==> flow/design.v <==
module p_datapath
	(clk, counter, data_ina, data_inb, data_rdy,key_ina, key_inb, cipher_out);
input clk, data_ina, data_inb;
input [1:0] data_rdy;
input [7:0] counter;
input [63:0] key_ina, key_inb;	
output [127:0] cipher_out;
wire [63:0] Xout_a, Xout_b, Yout_a, Yout_b;
data_share2 share_a(.clk(clk), .data_rdy(data_rdy), .counter(counter[0]), .data_in(data_ina), 
						 .key_in(key_ina), .X_out(Xout_a), .Y_out(Yout_a), .Y_in(Yout_b));				 
data_share2 share_b(.clk(clk), .data_rdy(data_rdy), .counter(counter[0]), .data_in(data_inb), 
						 .key_in(key_inb), .X_out(Xout_b), .Y_out(Yout_b), .Y_in(Yout_a));
wire [127:0] res1, res2;
reg sel1, sel2;
always @(*) begin
	if (134 <= counter) begin
		sel1 <= 1;
		sel2 <= 1;
	end
	else begin		
		sel1 <= 0;
		sel2 <= 0;
	end
end
quick_mux_128 SHARE_A_OUT_MUX_128( .in1({Xout_a, Yout_a}), .in2(128'd0), .out(res1), .sel(sel1) );
quick_mux_128 SHARE_B_OUT_MUX_128( .in1({Xout_b, Yout_b}), .in2(128'd0), .out(res2), .sel(sel2) );
assign cipher_out = res1 ^ res2;
endmodule  
module data_share2(clk, data_rdy, counter, data_in,key_in, X_out, Y_out, Y_in);
input clk, counter, data_in;
input [63:0] key_in;
input [1:0] data_rdy;	
input [63:0] Y_in;
output [63:0] X_out, Y_out;
reg [63:0] X, Y;
wire [63:0] XL1_1, XL2_1, XL8_1;
assign XL1_1 = {X[62:0], X[63]}; 
assign XL2_1 = {X[61:0], X[63:62]}; 
assign XL8_1 = {X[55:0], X[63:56]}; 
wire [63:0] YL1_1, YL8_2;
assign YL1_1 = {Y[62:0], Y[63]}; 
assign YL8_2 = {Y_in[55:0], Y_in[63:56]}; 
wire [63:0] sout1, sout2;
sub1 s1(Y, XL2_1, XL8_1, XL1_1, sout1);
sub1 s2(X, key_in, YL1_1, YL8_2, sout2);
always@(posedge clk)
begin
   if(data_rdy ==1) begin
		{X, Y} <= {data_in, X, Y[63:1]};
	end
	else if(data_rdy ==3) begin			
		if (counter == 1'b0) begin							
			X <= sout1 ;
			Y <= X;
		end
		else begin
			X <= sout2;
		end
	end
end
assign X_out = X;
assign Y_out = Y;
endmodule
module sub1(i1, i2, i3, i4, o1);
input [63:0] i1, i2, i3, i4;
output [63:0] o1;
wire [63:0] andout;
and4 a1(i3[3:0], i4[3:0], andout[3:0]);
and4 a2(i3[7:4], i4[7:4], andout[7:4]);
and4 a3(i3[11:8], i4[11:8], andout[11:8]);
and4 a4(i3[15:12], i4[15:12], andout[15:12]);
and4 a5(i3[19:16], i4[19:16], andout[19:16]);
and4 a6(i3[23:20], i4[23:20], andout[23:20]);
and4 a7(i3[27:24], i4[27:24], andout[27:24]);
and4 a8(i3[31:28], i4[31:28], andout[31:28]);
and4 a9(i3[35:32], i4[35:32], andout[35:32]);
and4 a10(i3[39:36], i4[39:36], andout[39:36]);
and4 a11(i3[43:40], i4[43:40], andout[43:40]);
and4 a12(i3[47:44], i4[47:44], andout[47:44]);
and4 a13(i3[51:48], i4[51:48], andout[51:48]);
and4 a14(i3[55:52], i4[55:52], andout[55:52]);
and4 a15(i3[59:56], i4[59:56], andout[59:56]);
and4 a16(i3[63:60], i4[63:60], andout[63:60]);
assign o1 = i1 ^ i2 ^ andout;
endmodule
module and4(a1, a2, andout);
input [3:0] a1,a2;
output [3:0] andout;
assign andout = a1 & a2;
endmodule
module quick_mux_128(in1, in2, out, sel);
input [127:0] in1,in2;
input sel;
output [127:0] out;
assign out = sel?(in1):in2;
endmodule	
`timescale 1ns / 1ps
module p_keysch10(clk, counter, data_in, data_rdy, key_out);
input clk, data_in;
input [1:0] data_rdy;
input [7:0] counter;
output [63:0] key_out;
reg [63:0] KX, KY;
localparam [0:67] Z = 68'b10101111011100000011010010011000101000010001111110010110110011101011;
localparam [63:0] c = 64'hfffffffffffffffc;
always@(posedge clk)
begin
	if(data_rdy == 2) begin
		{KX, KY} <= {data_in, KX, KY[63:1]};
	end
	else if(data_rdy == 3) begin
		if(counter[0] == 1'b1) begin
			KX <= c ^ Z[counter[7:1]] ^ KY ^ {KX[2:0],KX[63:3]} ^ {KX[3:0],KX[63:4]};
			KY <= KX;
		end
	end
end
assign key_out = KY ;
endmodule
`timescale 1ns / 1ps
module p_keysch11(clk, counter, data_in, data_rdy, key_out);
input clk, data_in;
input [1:0] data_rdy;
input [7:0] counter;
output [63:0] key_out;
reg [63:0] KX, KY;
always@(posedge clk)
begin
	if(data_rdy ==2) begin
		{KX, KY} <= {data_in, KX, KY[63:1]};
	end
	else if(data_rdy ==3) begin
		if(counter[0] == 1'b1) begin
			KX <= KY ^ {KX[2:0],KX[63:3]} ^ {KX[3:0],KX[63:4]};
			KY <= KX;
		end
	end
end
assign key_out = KY ;
endmodule
`timescale 1ns / 1ps
module simon2share(clk, data_ina, data_inb, data_rdy, cipher_out, Done);
input clk;
input data_ina, data_inb;
input [1:0] data_rdy;
output [127:0] cipher_out;
output reg Done;
reg [7:0] counter;
wire [63:0] keya, keyb;
always@(posedge clk)
begin
	if(data_rdy==0) begin
		counter <= 0;
	end
	else if(data_rdy ==3) begin			
		counter <= counter + 1;
	end
end
always @(posedge clk) begin
	if(data_rdy == 3 && (counter == 135))
		Done <= 1;			
	else
		Done <= 0;
end
p_datapath mydatapath(.clk(clk), .counter(counter), 
							 .data_ina(data_ina), .data_inb(data_inb),
							 .data_rdy(data_rdy), 
							 .key_ina(keya), .key_inb(keyb), 
							 .cipher_out(cipher_out));
p_keysch10 mykeysch_a(.clk(clk), .counter(counter), 
							 .data_in(data_ina), .data_rdy(data_rdy), .key_out(keya));
p_keysch11 mykeysch_b(.clk(clk), .counter(counter), 
							 .data_in(data_inb), .data_rdy(data_rdy), .key_out(keyb));						 
endmodule
Ticket comment

Tool chain data of simon2share
Module simon2share before and after one edit of its RTL, step after step.
Lines under "before" count in the file above, lines under "after" in the edited file.
"diff" is "after" less "before", of the values as shown.
Operators: Yosys type, input widths -> output width; for muxes data width and select width s.
{"block": "inputs", "top_module": "simon2share", "clk_port": "clk", "lib": "sky130hd", "pvt_corner": "tt_025C_1v80"}

Edit of the RTL
Unified diff, file above to edited file.
A script made this edit. It changes what the design does and was not meant as an optimisation.
begin of diff
@@ -60,5 +60,7 @@
 end
 assign X_out = X;
-assign Y_out = Y;
+reg [63:0] Y_out_p1;
+always @(posedge clk) Y_out_p1 <= Y;
+assign Y_out = Y_out_p1;
 endmodule
 module sub1(i1, i2, i3, i4, o1);
end of diff

Word-level counts
Counts by Yosys on the flattened word-level netlist (proc, flatten, opt, wreduce; memories kept). Register bits leave out memories and registers merged into their read ports (data or address). Print and check cells are left out. Cells with the same type and inputs are merged into one.
{"block": "bits", "element": "ff_bits", "before": 521, "after": 649, "diff": 128}
{"block": "bits", "element": "input_bits", "before": 5, "after": 5, "diff": 0}
{"block": "bits", "element": "word_cells", "before": 132, "after": 134, "diff": 2}
{"block": "op_classes", "element": "compare", "before": 1, "after": 1, "diff": 0}
{"block": "op_classes", "element": "n_reduce_logical", "before": 7, "after": 7, "diff": 0}
{"block": "op_classes", "element": "bitwise", "before": 78, "after": 78, "diff": 0}
{"block": "op_classes", "element": "shift", "before": 1, "after": 1, "diff": 0}
{"block": "op_classes", "element": "addsub", "before": 2, "after": 2, "diff": 0}
{"block": "op_classes", "element": "n_mux", "before": 28, "after": 28, "diff": 0}
{"block": "op_classes", "element": "n_eq", "before": 5, "after": 5, "diff": 0}
Operator kinds equal on both sides are left out: 18.

Longest topological paths
Depth = most cells in a row (Yosys ltp): at word level without a register or memory, in the mapped netlist without a sequential cell, where the memories' decode and read muxes count.
{"block": "depth", "element": "ltp_word", "before": 8, "after": 8, "diff": 0}
{"block": "depth", "element": "ABC_AREA", "before": "0", "after": "0"}
{"block": "depth", "element": "depth_mapped", "before": 11, "after": 11, "diff": 0}
{"block": "depth", "element": "mapped_depth_nobuf", "before": 7, "after": 7, "diff": 0}

After synthesis
The flow's flattened synthesis, as Yosys stat reports it; memories are mapped. The netlist is that of the ABC_AREA named above (0 if unset); the other value can give another one.
{"block": "types", "type": "sky130_fd_sc_hd__dfxtp_1", "before": 9, "after": 137, "diff": 128}
{"block": "types", "type": "sky130_fd_sc_hd__clkbuf_1", "before": 250, "after": 253, "diff": 3}
{"block": "types", "type": "sky130_fd_sc_hd__buf_1", "before": 9, "after": 6, "diff": -3}
Cell types equal on both sides are left out: 37.
{"block": "mapped", "element": "buf_cells", "before": 279, "after": 279, "diff": 0}
{"block": "mapped", "element": "synth_area_mm2", "before": 0.0327001, "after": 0.0352626, "diff": 0.0025625}
{"block": "mapped", "element": "seq_area_mm2", "before": 0.0155549, "after": 0.0181174, "diff": 0.0025625}
{"block": "mapped", "element": "ffs", "before": 521, "after": 649, "diff": 128}
{"block": "mapped", "element": "cells", "before": 3439, "after": 3567, "diff": 128}
The figures by module come from a second, unflattened synthesis with its own total; it is not the netlist above.
{"block": "unflattened", "element": "hier_cells", "before": 2656, "after": 2784, "diff": 128}
{"block": "unflattened", "element": "area_unflattened_mm2", "before": 0.039329, "after": 0.0418914, "diff": 0.0025624}
Rows give one instance, submodules left out.
{"block": "by_module_before", "module": "data_share2", "n_inst": 2, "n_cells": 344, "mod_seq_area_mm2": 0.0038437, "mod_area_mm2": 0.0063548}
{"block": "by_module_before", "module": "p_keysch11", "n_inst": 1, "n_cells": 337, "mod_seq_area_mm2": 0.0038437, "mod_area_mm2": 0.0073908}
{"block": "by_module_before", "module": "p_keysch10", "n_inst": 1, "n_cells": 650, "mod_seq_area_mm2": 0.0038437, "mod_area_mm2": 0.0066927}
{"block": "by_module_before", "module": "sub1", "n_inst": 4, "n_cells": 64, "mod_seq_area_mm2": 0, "mod_area_mm2": 0.0015215}
{"block": "by_module_before", "module": "quick_mux_128", "n_inst": 2, "n_cells": 142, "mod_seq_area_mm2": 0, "mod_area_mm2": 0.0016191}
{"block": "by_module_before", "module": "and4", "n_inst": 64, "n_cells": 4, "mod_seq_area_mm2": 0, "mod_area_mm2": 0.000025}
{"block": "by_module_before", "module": "p_datapath", "n_inst": 1, "n_cells": 132, "mod_seq_area_mm2": 0, "mod_area_mm2": 0.0011486}
{"block": "by_module_before", "module": "simon2share", "n_inst": 1, "n_cells": 53, "mod_seq_area_mm2": 0.0001802, "mod_area_mm2": 0.0004617}
{"block": "by_module_after", "module": "data_share2", "n_inst": 2, "n_cells": 408, "mod_seq_area_mm2": 0.0051249, "mod_area_mm2": 0.0076361}
{"block": "by_module_after", "module": "p_keysch11", "n_inst": 1, "n_cells": 337, "mod_seq_area_mm2": 0.0038437, "mod_area_mm2": 0.0073908}
{"block": "by_module_after", "module": "p_keysch10", "n_inst": 1, "n_cells": 650, "mod_seq_area_mm2": 0.0038437, "mod_area_mm2": 0.0066927}
{"block": "by_module_after", "module": "sub1", "n_inst": 4, "n_cells": 64, "mod_seq_area_mm2": 0, "mod_area_mm2": 0.0015215}
{"block": "by_module_after", "module": "quick_mux_128", "n_inst": 2, "n_cells": 142, "mod_seq_area_mm2": 0, "mod_area_mm2": 0.0016191}
{"block": "by_module_after", "module": "and4", "n_inst": 64, "n_cells": 4, "mod_seq_area_mm2": 0, "mod_area_mm2": 0.000025}
{"block": "by_module_after", "module": "p_datapath", "n_inst": 1, "n_cells": 132, "mod_seq_area_mm2": 0, "mod_area_mm2": 0.0011486}
{"block": "by_module_after", "module": "simon2share", "n_inst": 1, "n_cells": 53, "mod_seq_area_mm2": 0.0001802, "mod_area_mm2": 0.0004617}

Worst setup path after synthesis
OpenSTA on the mapped netlist: ideal clock, no wires. The path of least setup slack (recovery checks aside). Input and output delay are each 20% of the period. Register names are those of the netlist, which keeps one name where synthesis merged equal registers.
{"block": "synth_timing", "element": "kind", "before": "input -> register", "after": "input -> register"}
{"block": "synth_timing", "element": "startpoint", "before": "input port data_rdy[1]", "after": "input port data_rdy[1]"}
{"block": "synth_timing", "element": "endpoint", "before": "register mykeysch_a.KX[0]", "after": "register mykeysch_a.KX[0]"}
{"block": "synth_timing", "element": "path_delay_ps", "before": 19968, "after": 19968, "diff": 0}
{"block": "synth_timing", "element": "path_stages", "before": 2, "after": 2, "diff": 0}
{"block": "synth_timing", "element": "clock_period_ps", "before": 5000, "after": 5000, "diff": 0}
{"block": "synth_timing", "element": "t_arrival_ps", "before": 19706, "after": 19706, "diff": 0}
{"block": "synth_timing", "element": "launch_ps", "before": 1000, "after": 1000, "diff": 0}
{"block": "synth_timing", "element": "slack_ps", "before": -15968, "after": -15968, "diff": 0}
{"block": "synth_timing", "element": "period_less_setup_slack_ps", "before": 20968, "after": 20968, "diff": 0}
"path_delay_ps" is the arrival time less input delay plus setup time.
"path_stages": output pins that drive a net of the path, with the launching flip-flop's if there is one; two outputs of one cell count as two.
"period_less_setup_slack_ps" is the clock period less the worst setup slack; recovery checks do not enter. This is arithmetic on one report: input and output delays are still those of the set period (20% each).
The rows between start and end are the longest chain of elaborated cells between them; the timing report does not say that the signal goes this way. Where chains are equally long, one stands for them.
Each line given opens the expression or statement behind the cell; cells for indexed reads and writes are added by Yosys, which also makes memories of some case tables.
before: The path ends at the enable pin of a flip-flop; only ways to that pin are counted.
{"block": "synth_via_before", "cell_sequence": "sky130_fd_sc_hd__clkbuf_1 -> sky130_fd_sc_hd__a21boi_0", "elab_chain_len": 3, "cells_between": 5, "cone_classes": "eq/ne: 2; reduce/logical: 3"}
{"block": "synth_rtl_before", "element": "start: declaration", "line_no": 145, "text": "input [1:0] data_rdy;"}
{"block": "synth_rtl_before", "element": "$eq 2x2->1", "line_no": 111, "text": "else if(data_rdy == 3) begin"}
{"block": "synth_rtl_before", "element": "$reduce_bool 2->1"}
{"block": "synth_rtl_before", "element": "$reduce_and 2->1"}
{"block": "synth_rtl_before", "element": "end: assignment", "line_no": 113, "text": "KX <= c ^ Z[counter[7:1]] ^ KY ^ {KX[2:0],KX[63:3]} ^ {KX[3:0],KX[63:4]};"}
{"block": "synth_rtl_before", "element": "end: declaration", "line_no": 103, "text": "reg [63:0] KX, KY;"}
after: The path ends at the enable pin of a flip-flop; only ways to that pin are counted.
{"block": "synth_via_after", "cell_sequence": "sky130_fd_sc_hd__clkbuf_1 -> sky130_fd_sc_hd__a21boi_0", "elab_chain_len": 3, "cells_between": 5, "cone_classes": "eq/ne: 2; reduce/logical: 3"}
{"block": "synth_rtl_after", "element": "start: declaration", "line_no": 147, "text": "input [1:0] data_rdy;"}
{"block": "synth_rtl_after", "element": "$eq 2x2->1", "line_no": 113, "text": "else if(data_rdy == 3) begin"}
{"block": "synth_rtl_after", "element": "$reduce_bool 2->1"}
{"block": "synth_rtl_after", "element": "$reduce_and 2->1"}
{"block": "synth_rtl_after", "element": "end: assignment", "line_no": 115, "text": "KX <= c ^ Z[counter[7:1]] ^ KY ^ {KX[2:0],KX[63:3]} ^ {KX[3:0],KX[63:4]};"}
{"block": "synth_rtl_after", "element": "end: declaration", "line_no": 105, "text": "reg [63:0] KX, KY;"}

Timing after layout
Path of least setup slack in the final report of each run of pair A (OpenROAD, finished layout, wires in). Where an end is a register, its clock arrival counts in the times.
The report prints the path's times to 10 ps; the period is as set.
{"block": "layout_timing", "element": "kind", "before": "register -> output", "after": "register -> output"}
{"block": "layout_timing", "element": "startpoint", "before": "register counter[0]", "after": "register counter[0]"}
{"block": "layout_timing", "element": "endpoint", "before": "output port cipher_out[20]", "after": "output port cipher_out[116]"}
{"block": "layout_timing", "element": "clock_period_ps", "before": 5000, "after": 5000, "diff": 0}
{"block": "layout_timing", "element": "output_delay_ps", "before": 1000, "after": 1000, "diff": 0}
{"block": "layout_timing", "element": "launch_ps", "before": 610, "after": 620, "diff": 10}
{"block": "layout_timing", "element": "path_stages", "before": 9, "after": 9, "diff": 0}
{"block": "layout_timing", "element": "t_arrival_ps", "before": 3470, "after": 3340, "diff": -130}
{"block": "layout_timing", "element": "slack_ps", "before": 530, "after": 660, "diff": 130}
The rows between start and end are the longest chain of elaborated cells between them; the timing report does not say that the signal goes this way. Where chains are equally long, one stands for them.
{"block": "layout_via_before", "cell_sequence": "sky130_fd_sc_hd__dfxtp_4 -> sky130_fd_sc_hd__inv_1 -> sky130_fd_sc_hd__ha_1 -> sky130_fd_sc_hd__o21ai_0 -> sky130_fd_sc_hd__nand2_1 -> sky130_fd_sc_hd__nand2_4 -> sky130_fd_sc_hd__buf_12 -> sky130_fd_sc_hd__nor2_1 -> sky130_fd_sc_hd__clkdlybuf4s50_1", "elab_chain_len": 4, "cells_between": 5, "lines_between": 3, "cone_classes": "compare: 1; mux: 3; logic: 1"}
{"block": "layout_rtl_before", "element": "start: declaration", "line_no": 148, "text": "reg [7:0] counter;"}
{"block": "layout_rtl_before", "element": "start: assignment", "line_no": 153, "text": "counter <= 0;"}
{"block": "layout_rtl_before", "element": "start: assignment", "line_no": 156, "text": "counter <= counter + 1;"}
{"block": "layout_rtl_before", "element": "$le 8x8->1", "line_no": 16, "text": "if (134 <= counter) begin"}
{"block": "layout_rtl_before", "element": "$mux 1", "line_no": 16}
{"block": "layout_rtl_before", "element": "$mux 128", "line_no": 95, "text": "assign out = sel?(in1):in2;"}
{"block": "layout_rtl_before", "element": "$xor 128x128->128", "line_no": 27, "text": "assign cipher_out = res1 ^ res2;"}
{"block": "layout_rtl_before", "element": "end: declaration", "line_no": 146, "text": "output [127:0] cipher_out;"}
{"block": "layout_via_after", "cell_sequence": "sky130_fd_sc_hd__dfxtp_4 -> sky130_fd_sc_hd__inv_1 -> sky130_fd_sc_hd__ha_1 -> sky130_fd_sc_hd__o21ai_0 -> sky130_fd_sc_hd__nand2_1 -> sky130_fd_sc_hd__nand2_4 -> sky130_fd_sc_hd__buf_4 -> sky130_fd_sc_hd__nor2_1 -> sky130_fd_sc_hd__clkdlybuf4s50_1", "elab_chain_len": 4, "cells_between": 5, "lines_between": 3, "cone_classes": "compare: 1; mux: 3; logic: 1"}
{"block": "layout_rtl_after", "element": "start: declaration", "line_no": 150, "text": "reg [7:0] counter;"}
{"block": "layout_rtl_after", "element": "start: assignment", "line_no": 155, "text": "counter <= 0;"}
{"block": "layout_rtl_after", "element": "start: assignment", "line_no": 158, "text": "counter <= counter + 1;"}
{"block": "layout_rtl_after", "element": "$le 8x8->1", "line_no": 16, "text": "if (134 <= counter) begin"}
{"block": "layout_rtl_after", "element": "$mux 1", "line_no": 16}
{"block": "layout_rtl_after", "element": "$mux 128", "line_no": 97, "text": "assign out = sel?(in1):in2;"}
{"block": "layout_rtl_after", "element": "$xor 128x128->128", "line_no": 27, "text": "assign cipher_out = res1 ^ res2;"}
{"block": "layout_rtl_after", "element": "end: declaration", "line_no": 148, "text": "output [127:0] cipher_out;"}

Flow runs
Both versions went through the flow (Yosys, OpenROAD) with the same settings in each pair. Constraints: input delay and output delay 20% of the set period each, output load 0.01 pF.
{"block": "flow_settings_pair_A", "CORE_UTILIZATION": 40, "PLACE_DENSITY": 0.6, "period_ns": 5.0, "CAP_MARGIN": 20, "CORE_MARGIN": 2, "SLEW_MARGIN": 20}
{"block": "measured_pair_A", "element": "final_power_mw", "before": 20.568, "after": 23.563, "diff": 2.995}
{"block": "measured_pair_A", "element": "final_die_area_mm2", "before": 0.0840536, "after": 0.0905468, "diff": 0.0064932}
{"block": "measured_pair_A", "element": "yosys.chip_area_mm2", "before": 0.0327001, "after": 0.0352626, "diff": 0.0025625}
{"block": "measured_pair_A", "element": "worst_hold_slack_ps", "before": 617, "after": 445, "diff": -172}
{"block": "measured_pair_A", "element": "worstSetupSlack_ps", "before": 533, "after": 656, "diff": 123}
{"block": "measured_pair_A", "element": "layout_stdcell_area_mm2", "before": 0.0366451, "after": 0.0400897, "diff": 0.0034446}
{"block": "measured_pair_A", "element": "layout_utilization_pct", "before": 45.4, "after": 46.1, "diff": 0.7}
{"block": "measured_pair_A", "element": "achieved_period_ps", "before": 4467, "after": 4344, "diff": -123}
{"block": "measured_pair_A", "element": "final_setup_tns_ps", "before": 0, "after": 0, "diff": 0}
{"block": "flow_settings_pair_B", "ABC_AREA": 0, "CELL_PAD_IN_SITES_DETAIL_PLACEMENT": 1, "CORE_ASPECT_RATIO": 1.4, "CORE_UTILIZATION": 41, "CTS_CLUSTER_DIAMETER": 196, "CTS_CLUSTER_SIZE": 73, "GPL_ROUTABILITY_DRIVEN": 1, "PLACE_DENSITY_LB_ADDON": 0.04, "period_ns": 5.79, "CAP_MARGIN": 20, "CORE_MARGIN": 2, "SLEW_MARGIN": 20}
{"block": "measured_pair_B", "element": "final_power_mw", "before": 15.867, "after": 17.285, "diff": 1.418}
{"block": "measured_pair_B", "element": "final_die_area_mm2", "before": 0.0820635, "after": 0.0884011, "diff": 0.0063376}
{"block": "measured_pair_B", "element": "yosys.chip_area_mm2", "before": 0.0327001, "after": 0.0352626, "diff": 0.0025625}
{"block": "measured_pair_B", "element": "worst_hold_slack_ps", "before": 620, "after": 474, "diff": -146}
{"block": "measured_pair_B", "element": "worstSetupSlack_ps", "before": 805, "after": 823, "diff": 18}
{"block": "measured_pair_B", "element": "layout_stdcell_area_mm2", "before": 0.0350636, "after": 0.0377137, "diff": 0.0026501}
{"block": "measured_pair_B", "element": "layout_utilization_pct", "before": 44.3, "after": 44.1, "diff": -0.2}
{"block": "measured_pair_B", "element": "achieved_period_ps", "before": 4985, "after": 4967, "diff": -18}
{"block": "measured_pair_B", "element": "final_setup_tns_ps", "before": 0, "after": 0, "diff": 0}
"achieved_period_ps" = clock period - worst setup slack. The figure is calculated, with input and output delays left at 20% of the set period.
"final_power_mw" is the tool's figure for a default switching activity; nothing was simulated.
